==> flow/design.v <==
`timescale 1ns / 1ps
module AProject2(led,lednext,switch,switchnext,btn, clk, rst, a, b, c, d, e, f, g, an
    );
input [3:0] btn; 
input [4:0] switch;
input [2:0] switchnext;
input clk; 
input rst;                                   
output a, b, c, d, e, f, g;  
output [3:0] an; 
output [4:0] led;
output [2:0] lednext;
reg a, b, c, d, e, f, g;  
reg [3:0] an;
reg slow_clock;
integer i;
integer count;
integer led_count;
integer guess;
integer guess_count;
integer guess_count2;
integer guess_count3;
reg countPL1;
reg countPL2;
reg countPL2values;
reg tempcount;
reg equaltemp;
reg freeze;
reg switchnextcount;
reg [4:0] led;
reg [2:0] lednext;
reg [4:0] dig;
reg [5:0] button0;
reg [5:0] button1;
reg [5:0] button2;
reg [5:0] button3;
reg [5:0] player1_0;
reg [5:0] player1_1;
reg [5:0] player1_2;
reg [5:0] player1_3;
reg [5:0] player2_0;
reg [5:0] player2_1;
reg [5:0] player2_2;
reg [5:0] player2_3;
reg [19:0] player1_full;
reg [19:0] player2_full;
wire slow_tick = (count > 900) && (slow_clock == 1'b0);
always @(posedge clk) 
begin
	if (rst)
	begin
		count<=0;
		slow_clock<=0;
	end
	else if (count > 900)
	begin
		count<=1;
		slow_clock<=~slow_clock;
	end
	else
		count<=count+1;
end
always @(posedge clk) 
if (rst)
begin
	a=0; b=0; c=0; d=0; e=0; f=0; g=0;
	an=0; led=0; lednext=0; dig=0;
	led_count=0;
	guess=0; guess_count=0; guess_count2=0; guess_count3=0;
	countPL1=0; countPL2=0; countPL2values=0;
	tempcount=0; equaltemp=0; freeze=0; switchnextcount=0;
	button0=0; button1=0; button2=0; button3=0;
	player1_0=0; player1_1=0; player1_2=0; player1_3=0;
	player2_0=0; player2_1=0; player2_2=0; player2_3=0;
	player1_full=0; player2_full=0;
end
else if (slow_tick)
begin
	if(freeze==0)
	begin
		led=switch;
		lednext=switchnext;
	end
	if (switch[4] == 0)                                 
	begin
		an=4'b 1111;
		button0=5'b00000;							
		button1=5'b10001;							
		button2=5'b00001;							
		button3=5'b00100;	
		countPL1=0;
		countPL2=0;
		countPL2values=0;
		tempcount=0;
		equaltemp=0;
		freeze=0;
		guess=0;
		guess_count=0;
		guess_count2=0;
		guess_count3=0;			
		player1_0=0;
		player1_1=0;
		player1_2=0;
		player1_3=0;
		player2_0=0;
		player2_1=0;
		player2_2=0;
		player2_3=0;
		player1_full=0;
		player2_full=0;			
	end
   else
		if(freeze==1)
		begin
			if (led_count > 5000) 
			begin 
				led_count=0;
				led=~led; 
				lednext=~lednext;
			end 
			led_count = led_count+1; 
		end
		if(switchnext[2]==1)								 
		begin
			if(switchnextcount==0)
			begin
				button0=player2_0;
				button1=player2_1;
				button2=player2_2;
				button3=player2_3;
				switchnextcount=1;
			end	
		end
		else
		begin
		switchnextcount=0;
		end
	 	if(switchnext[1]==0)									 
		begin
			if(countPL1==0)
			begin
				button0=5'b00000;
				button1=5'b10001;
				button2=5'b00001;
				button3=5'b00100;	
				countPL1=1;
				countPL2=0;
			end
		end
      begin 
			case (an)
				4'b 1110: an=4'b 1101;	
				4'b 1101: an=4'b 1011;  
				4'b 1011: an=4'b 0111;
				4'b 0111: an=4'b 1110;
				4'b 1111:an=4'b 0111;				
				default: an=1111; 
			endcase
			case (an)
				4'b 0111:  
				begin
					if(btn == 4'b0001)
					begin
						if(freeze==0)
						begin
							button0=switch;
							dig=button0;  
						end			
					end
					else
					begin
						dig=button0;
					end
				end
				4'b 1011: 
				begin
					if(btn == 4'b0010)
					begin
						if(freeze==0)
						begin								
							button1=switch;
							dig=button1;
						end
					end
					else
					begin
						dig=button1;
					end
				end	 
				4'b 1101: 
				begin
					if(btn == 4'b0100)
					begin
						if(freeze==0)
						begin								
							button2=switch;
							dig=button2;
						end
					end
					else
					begin
						dig=button2;
					end
				end
				4'b1110:  
				begin
					if(btn == 4'b1000)
					begin
						if(freeze==0)
						begin
							button3=switch;
							dig=button3;
						end
					end
					else
					begin
						dig=button3;
					end	
				end
			endcase
			if(switchnext[1]==1)														 
			begin
				if(countPL2==0)
				begin
					player1_0=button0;						     					 
					player1_1=button1;
					player1_2=button2;
					player1_3=button3;
					player1_full[4:0]=player1_0;
					player1_full[9:5]=player1_1;
					player1_full[14:10]=player1_2;
					player1_full[19:15]=player1_3;
					button0=5'b00000;
					button1=5'b10010;
					button2=5'b00001;
					button3=5'b00100;	
					countPL1=0;
					countPL2=1;
				end
				if(switchnext[0]==1)													 
				begin
					if(countPL2values==0)
					begin					
						player2_0=button0;						     					 
						player2_1=button1;
						player2_2=button2;
						player2_3=button3;
						player2_full[4:0]=player2_0;
						player2_full[9:5]=player2_1;
						player2_full[14:10]=player2_2;
						player2_full[19:15]=player2_3;								
						countPL2values=1;
					end
				end
				if(switchnext[0]==0)													 
				begin
					if(countPL2values==1)
					begin
						if(player2_full < player1_full)     					 
						begin
							button0=5'b 00000;
							button1=5'b 00011;
							button2=5'b 00001;
							button3=5'b 10010;
							guess=guess+1;
							countPL2values=0;
						end
						if(player2_full > player1_full)      					 
						begin
							button0=5'b 00000;
							button1=5'b 00101;
							button2=5'b 00010;
							button3=5'b 10010;
							guess=guess+1;
							countPL2values=0;
						end
						if(player2_full == player1_full)
						begin
							if(equaltemp==0)
							begin
								guess=guess+1;
								equaltemp=1;
							end
							if(guess>=1000 && guess<10000)
							begin
								guess=guess-1000;
								guess_count3=guess_count3+1;
							end												
							if(guess>=100 && guess<1000)
							begin
								guess=guess-100;
								guess_count2=guess_count2+1;
							end
							if(guess>=10 && guess<100)
							begin
								guess=guess-10;
								guess_count=guess_count+1;													
							end
							if(guess<10)
							begin
								if(tempcount==0)
								begin
									guess=guess+16;
									guess_count=guess_count+16;
									guess_count2=guess_count2+16;
									guess_count3=guess_count3+16;														
									tempcount=1;
								end
								button0=guess;
								button1=guess_count;
								button2=guess_count2;
								button3=guess_count3;
								led=0;
								lednext=0;
								countPL2values=0;
								freeze=1;
							end
						end											
					end
				end
			end
		end
		case (dig) 
		  5'b11111:  begin   
							a=0; b=1; c=1; d=1; e=0; f=0; g=0;  
						 end
		  5'b11110:  begin    
							a=0; b=1; c=1; d=0; e=0; f=0; g=0;  
						 end
		  5'b11101:  begin   
							a=1; b=0; c=0; d=0; e=0; f=1; g=0;  
						 end
		  5'b11100:  begin    
							a=0; b=1; c=1; d=0; e=0; f=0; g=1;  
						 end
		  5'b11011:  begin    
							a=1; b=1; c=0; d=0; e=0; f=0; g=0;  
						 end
		  5'b11010:  begin    
							a=0; b=0; c=0; d=1; e=0; f=0; g=0;  
						 end
		  5'b11001:  begin    
							a=0; b=0; c=0; d=1; e=1; f=0; g=0;  
						 end
		  5'b11000:  begin    
							a=0; b=0; c=0; d=0; e=0; f=0; g=0;  
						 end
		  5'b10111:  begin   
							a=0; b=0; c=0; d=1; e=1; f=1; g=1;  
						 end
		  5'b10110:  begin    
							a=0; b=1; c=0; d=0; e=0; f=0; g=0;  
						 end	
		  5'b10101:  begin    
							a=0; b=1; c=0; d=0; e=1; f=0; g=0;  
						 end
		  5'b10100:  begin    
							a=1; b=0; c=0; d=1; e=1; f=0; g=0;  
						 end
		  5'b10011:  begin    
							a=0; b=0; c=0; d=0; e=1; f=1; g=0;  
						 end 
		  5'b10010:  begin     
							a=0; b=0; c=1; d=0; e=0; f=1; g=0;    
						 end 
		  5'b10001:  begin     
							a=1; b=0; c=0; d=1; e=1; f=1; g=1;  
						 end 
		  5'b10000:  begin    
							a=0; b=0; c=0; d=0; e=0; f=0; g=1;  
						 end 
		  5'b00001:  begin    
							a=1; b=1; c=1; d=0; e=0; f=0; g=1;     
						 end
		  5'b00010:  begin    
							a=1; b=0; c=0; d=1; e=0; f=0; g=0;     
						 end	
		  5'b00011:  begin    
							a=1; b=1; c=0; d=0; e=0; f=1; g=0;     
						 end			 
		  5'b00100:  begin    
							a=0; b=0; c=1; d=1; e=0; f=0; g=0;     
						 end
		  5'b00101:  begin    
							a=1; b=1; c=1; d=1; e=0; f=1; g=1;     
						 end
		  5'b00110:  begin    
							a=1; b=0; c=0; d=0; e=0; f=0; g=1;     
						 end
		  5'b00111:  begin    
							a=0; b=1; c=0; d=0; e=1; f=0; g=1;     
						 end
		  5'b01000:  begin    
							a=1; b=0; c=0; d=0; e=1; f=0; g=0;     
						 end					 
		  5'b00000:  begin    
							a=1; b=1; c=1; d=1; e=1; f=1; g=1;      
						 end 	
		  default:  begin    
							a=1; b=1; c=1; d=1; e=1; f=1; g=1;  
						end 
		endcase 
	end
endmodule
* From RTL to reports: AProject2
What the tools print for AProject2, step after step.
Lines are those of the file above, counted from 1.
Library cell names are shortened.
Not given: --
- Top :: AProject2
- Clock :: clk
- Standard-cell library :: sky130hd
- Corner :: tt_025C_1v80

* Word-level counts
Counts by Yosys on the flattened word-level netlist (proc, flatten, opt, wreduce; memories kept). Print and check cells are left out. Cells with the same type and inputs are merged into one.
Yosys's memory passes give these memory sizes; they may raise the number of words (mostly to a power of two), join words into wider ones and drop unused or constant bits.
- Register bits after elaboration :: 305
- Bits in read-only memories :: 224
- Clocked read ports x word width :: 7
- Memories kept :: 1
- Input bits :: 14
- Output and inout bits :: 19
- Add/sub/neg operators :: 15
- Order comparisons :: 11
- Equal/unequal tests :: 12
- Muxes and demuxes :: 313
- Bitwise logic cells :: 3
- Reductions and logical operators :: 6
** Memory list
- (name not given) :: words 32, bits a word 7, rd ports 1, write ports 0, line 323 : case (dig)
** Operators by type and width (count)
- 32-bit two-way mux :: 102
- 6-bit two-way mux :: 96
- 32-bit by 2-bit adder with 32-bit output (second input constant) :: 8
- 5-bit two-way mux :: 38
- 20-bit two-way mux :: 8
- 32-bit by 6-bit adder with 32-bit output (second input constant) :: 4
- 1-bit two-way mux :: 51
- 3-bit two-way mux :: 11
- 32-bit by 11-bit subtractor with 32-bit output (second input constant) :: 1
- 32-bit by 11-bit greater-or-equal comparator with 1-bit output (second input constant) :: 1
- 32-bit by 11-bit > comparator with 1-bit output (second input constant) :: 1
- 32-bit by 11-bit < comparator with 1-bit output (second input constant) :: 1
- 32-bit by 14-bit > comparator with 1-bit output (second input constant) :: 1
- 32-bit by 15-bit < comparator with 1-bit output (second input constant) :: 1
- 32-bit by 5-bit subtractor with 32-bit output (second input constant) :: 1
- 32-bit by 5-bit greater-or-equal comparator with 1-bit output (second input constant) :: 1
- 32-bit by 5-bit < comparator with 1-bit output (second input constant) :: 1
- 32-bit by 8-bit subtractor with 32-bit output (second input constant) :: 1
- 32-bit by 8-bit greater-or-equal comparator with 1-bit output (second input constant) :: 1
- 32-bit by 8-bit < comparator with 1-bit output (second input constant) :: 1
- 4-bit equality test (second input constant) :: 6
- 20-bit > comparator :: 1
- 20-bit < comparator :: 1
- 20-bit equality test :: 1
- 5-bit case mux with 4-bit select :: 1
- 4-bit two-way mux :: 5
- 4-bit by 3-bit equality test with 1-bit output (second input constant) :: 3
- 4-bit case mux with 3-bit select :: 1
Not listed: further kinds 8, cells in them 11.

* Logic depth
Depth = most cells in a row (Yosys ltp): at word level without a register or memory, in the mapped netlist without a sequential cell, where the memories' decode and read muxes count.
- Depth after elaboration :: 74
- ABC_AREA :: 0
- Mapped depth :: 72
- Mapped depth without buffers :: 55

* Synthesis result
Source: synth_stat.txt of the flow (Yosys; design flattened, memories mapped). It holds for the ABC_AREA given above (unset counts as 0); a run with the other value may have another netlist.
- Cell count :: 2576
- Synthesis area :: 0.0184402 mm2
- Area of sequential cells :: 0.0044643 mm2
- Flip-flop cells :: 223
- Buffers :: 149
** Cells by type
- dfxtp_1 :: count 223, area in all 4.46E+03 um2
- nor2_1 :: count 347, area in all 1.3E+03 um2
- nand2_1 :: count 333, area in all 1.25E+03 um2
- xnor2_1 :: count 141, area in all 1.23E+03 um2
- a21oi_1 :: count 154, area in all 770.739 um2
- nand3_1 :: count 119, area in all 595.571 um2
- xor2_1 :: count 65, area in all 569.296 um2
- o21ai_0 :: count 110, area in all 550.528 um2
- ha_1 :: count 40, area in all 500.48 um2
- mux2i_1 :: count 49, area in all 490.47 um2
- clkbuf_1 :: count 124, area in all 465.446 um2
- nand4_1 :: count 61, area in all 381.616 um2
- a22oi_1 :: count 49, area in all 367.853 um2
- nor4_1 :: count 53, area in all 331.568 um2
- nor3_1 :: count 61, area in all 305.293 um2
- and3_1 :: count 42, area in all 262.752 um2
- and2_1 :: count 32, area in all 200.192 um2
- a211oi_1 :: count 25, area in all 187.68 um2
Other cell types: 81; their cells: 548.

* Timing after synthesis
Path of least setup slack by OpenSTA after synthesis, without wires, with an ideal clock, recovery checks aside; 20% of the period is set as input and as output delay. Where synthesis merged equal registers, the netlist keeps one of their names.
- Path kind :: input-to-reg
- From :: in switch[4]
- To :: reg guess_count[4]
- Period :: 25.0 ns
- Library setup time :: 0.120 ns
- Launch time at the first pin :: 5.000 ns
- Arrival time :: 19.503 ns
- Setup slack :: 5.377 ns
- Path delay :: 14.623 ns
- Stages :: 64
- Buffers on the path :: 13
- Period reached after synthesis :: 19.623 ns
"path delay" = arrival - input delay + setup time.
"stages" counts driving pins, that of a launching flip-flop among them; a cell with two outputs on the path counts twice.
"period reached after synthesis" is the clock period less the worst setup slack; recovery checks do not enter. This is arithmetic on one report: input and output delays are still those of the set period (20% each).
The rows between start and end are the longest chain of elaborated cells between them; the timing report does not say that the signal goes this way. Where chains are equally long, one stands for them.
Each line given opens the expression or statement behind the cell; cells for indexed reads and writes are added by Yosys, which also makes memories of some case tables.
At most two assigning lines are given for a register; there are more.
- Cells stage by stage :: clkbuf_1 > clkbuf_1 > clkbuf_1 > clkbuf_1 > buf_1 > clkbuf_1 > clkbuf_1 > and2_1 > nand2_1 > nor3b_1 > nor3b_1 > mux2i_1 > nand2_1 > a32o_1 > ha_1 > nand4_1 > or4_1 > buf_4 > [28 not listed] > nor4b_1 > nor4_4 > nor2_1 > ha_1 > inv_1 > nor3_1 > nand4_1 > o41ai_1 > nor4_1 > nand4b_1 > nor3_4 > or2_1 > buf_2 > and2_1 > buf_4 > xnor2_1 > and3_1 > o31a_1
- Length of the longest elaborated chain :: 74
- Elaborated cells on any way between the ends :: 199
- Those cells by class :: 8 x add/sub; 9 x compare; 8 x eq/ne; 171 x mux; 3 x reduce/logical
** Ends and longest elaborated chain, post-synthesis
- start, declared :: line 5 : input [4:0] switch;
- 6-bit two-way mux :: line 84 : if (switch[4] == 0)
- 6-bit two-way mux :: line 125 : if(switchnextcount==0)
- 6-bit two-way mux :: line 123 : if(switchnext[2]==1)
- 6-bit two-way mux :: line 77 : else if (slow_tick)
- 6-bit two-way mux :: line 64 : if (rst)
- 6-bit two-way mux :: line 140 : if(countPL1==0)
- 6-bit two-way mux :: line 138 : if(switchnext[1]==0)
- [60 not listed]
- 32-bit by 6-bit adder with 32-bit output :: line 304 : guess_count=guess_count+16;
- 32-bit two-way mux :: line 301 : if(tempcount==0)
- 32-bit two-way mux :: line 299 : if(guess<10)
- 32-bit two-way mux :: line 277 : if(player2_full == player1_full)
- 32-bit two-way mux :: line 257 : if(countPL2values==1)
- 32-bit two-way mux :: line 255 : if(switchnext[0]==0)
- 32-bit two-way mux :: line 221 : if(switchnext[1]==1)
- end, assigned :: line 297 : guess_count=guess_count+1;
- end, assigned :: line 304
- end, declared :: line 20 : integer guess_count;

* Timing after layout
From the final timing report of flow run 1: the path of least setup slack in the routed layout; clock arrival at registers is part of the times.
- Path kind :: input-to-reg
- From :: in switchnext[2]
- To :: reg guess[20]
- Period :: 12.3 ns
- Library setup time :: 0.04 ns
- Launch time at the first pin :: 2.46 ns
- Arrival time :: 13.61 ns
- Setup slack :: -0.80 ns
- Stages :: 55
- Buffers on the path :: 13
The rows between start and end are the longest chain of elaborated cells between them; the timing report does not say that the signal goes this way. Where chains are equally long, one stands for them.
At most two assigning lines are given for a register; there are more.
- Cells stage by stage :: buf_2 > nor2b_4 > buf_8 > mux2i_2 > nor2_1 > a21oi_2 > nor2_4 > nand2_2 > nand2_1 > ha_1 > nand4_2 > buf_6 > or3_4 > o22ai_4 > nor3_4 > o21ai_2 > ha_4 > buf_4 > [19 not listed] > or3_4 > buf_6 > o31a_1 > nor2_2 > ha_2 > inv_2 > buf_4 > o41ai_4 > nor4_2 > nand4b_1 > nor3_4 > buf_4 > o211a_4 > buf_4 > buf_6 > and3_1 > nor3_4 > o21a_1
- Length of the longest elaborated chain :: 72
- Elaborated cells on any way between the ends :: 133
- Those cells by class :: 6 x add/sub; 9 x compare; 1 x eq/ne; 114 x mux; 3 x reduce/logical
** Ends and longest elaborated chain, after layout
- start, declared :: line 6 : input [2:0] switchnext;
- 6-bit two-way mux :: line 123 : if(switchnext[2]==1)
- 6-bit two-way mux :: line 77 : else if (slow_tick)
- 6-bit two-way mux :: line 64 : if (rst)
- 6-bit two-way mux :: line 140 : if(countPL1==0)
- 6-bit two-way mux :: line 138 : if(switchnext[1]==0)
- 6-bit two-way mux :: line 77
- 6-bit two-way mux :: line 64
- [58 not listed]
- 32-bit by 6-bit adder with 32-bit output :: line 303 : guess=guess+16;
- 32-bit two-way mux :: line 301 : if(tempcount==0)
- 32-bit two-way mux :: line 299 : if(guess<10)
- 32-bit two-way mux :: line 277 : if(player2_full == player1_full)
- 32-bit two-way mux :: line 257 : if(countPL2values==1)
- 32-bit two-way mux :: line 255 : if(switchnext[0]==0)
- 32-bit two-way mux :: line 221 : if(switchnext[1]==1)
- end, assigned :: line 265 : guess=guess+1;
- end, assigned :: line 274 : guess=guess+1;
- end, declared :: line 19 : integer guess;

Subject: AProject2 on sky130hd, stored results

Hello all,

AProject2 through Yosys and OpenROAD on sky130hd: 2 stored runs, unordered, with their settings and measured results. The constraints put input and output delay at 20% of the set period each and load the outputs with 0.01 pF.
By "reached clock period" is meant the clock period of the run minus its worst setup slack. This is arithmetic on one report: input and output delays are still those of the set period (20% each).
"critical setup path time" is the time allowed to the run's worst setup path (the clock period less input and output delay, where it has them) less its slack. Clock arrival times count: a late capture clock shortens it, a late launch clock lengthens it.

* Flow run 1
** Files
==> flow/run.sh <==
#!/bin/bash
# the make line also repeats the synthesis and layout settings of config.mk as NAME=value (left out here)
make -C /OpenROAD-flow-scripts/flow DESIGN_CONFIG=/design/flow/config.mk WORK_HOME=/design/flow/orfs CLKGATE_MAP_FILE= finish
==> flow/config.mk <==
export PLATFORM = sky130hd
export DESIGN_NAME = AProject2
export DESIGN_NICKNAME = AProject2
export VERILOG_FILES = /design/flow/design.v
export SDC_FILE = /design/flow/constraint.sdc
export NUM_CORES = 4
export LEC_CHECK = 0
export ABC_AREA = 0
export CAP_MARGIN = 10
export CELL_PAD_IN_SITES_GLOBAL_PLACEMENT = 0
export CORE_ASPECT_RATIO = 1.9
export CORE_MARGIN = 2
export CORE_UTILIZATION = 38
export CTS_CLUSTER_DIAMETER = 209
export CTS_CLUSTER_SIZE = 42
export GPL_ROUTABILITY_DRIVEN = 0
export GPL_TIMING_DRIVEN = 1
export MAX_ROUTING_LAYER = met4
export MIN_ROUTING_LAYER = met1
export PLACE_DENSITY_LB_ADDON = 0.11
export SETUP_SLACK_MARGIN = -0.13
export SLEW_MARGIN = 20
export TNS_END_PERCENT = 20
==> flow/constraint.sdc <==
create_clock -name core_clock -period 12.3 [get_ports {clk}]
set_input_delay 2.4600 -clock core_clock [delete_from_list [all_inputs] [get_ports {clk}]]
set_output_delay 2.4600 -clock core_clock [all_outputs]
set_load 0.01 [all_outputs]
** Results
- Overall die area :: 0.0503969 mm2
- Post-route worst hold slack :: 0.468 ns
- Synthesis area :: 0.0184402 mm2
- Total negative slack :: -37.694 ns
- Critical setup path time :: 10.64 ns
- Critical path kind :: input-to-reg
- Utilization after layout :: 0.545
- Reached clock period :: 13.104 ns
- Worst setup slack after layout :: -0.804 ns

* Flow run 2
** Files
==> flow/run.sh <==
#!/bin/bash
# the make line also repeats the synthesis and layout settings of config.mk as NAME=value (left out here)
make -C /OpenROAD-flow-scripts/flow DESIGN_CONFIG=/design/flow/config.mk WORK_HOME=/design/flow/orfs CLKGATE_MAP_FILE= finish
==> flow/config.mk <==
export PLATFORM = sky130hd
export DESIGN_NAME = AProject2
export DESIGN_NICKNAME = AProject2
export VERILOG_FILES = /design/flow/design.v
export SDC_FILE = /design/flow/constraint.sdc
export NUM_CORES = 4
export LEC_CHECK = 0
export CAP_MARGIN = 20
export CORE_MARGIN = 2
export CORE_UTILIZATION = 40
export SLEW_MARGIN = 20
==> flow/constraint.sdc <==
create_clock -name core_clock -period 22.9 [get_ports {clk}]
set_input_delay 4.5800 -clock core_clock [delete_from_list [all_inputs] [get_ports {clk}]]
set_output_delay 4.5800 -clock core_clock [all_outputs]
set_load 0.01 [all_outputs]
** Results
- Utilization after layout :: 0.442
- Overall die area :: 0.0478341 mm2
- Critical setup path time :: 16.37 ns
- Critical path kind :: input-to-reg
- Total negative slack :: 0.000 ns
- Post-route worst hold slack :: 0.456 ns
- Worst setup slack after layout :: 1.947 ns
- Reached clock period :: 20.953 ns
- Synthesis area :: 0.0184402 mm2

Thanks
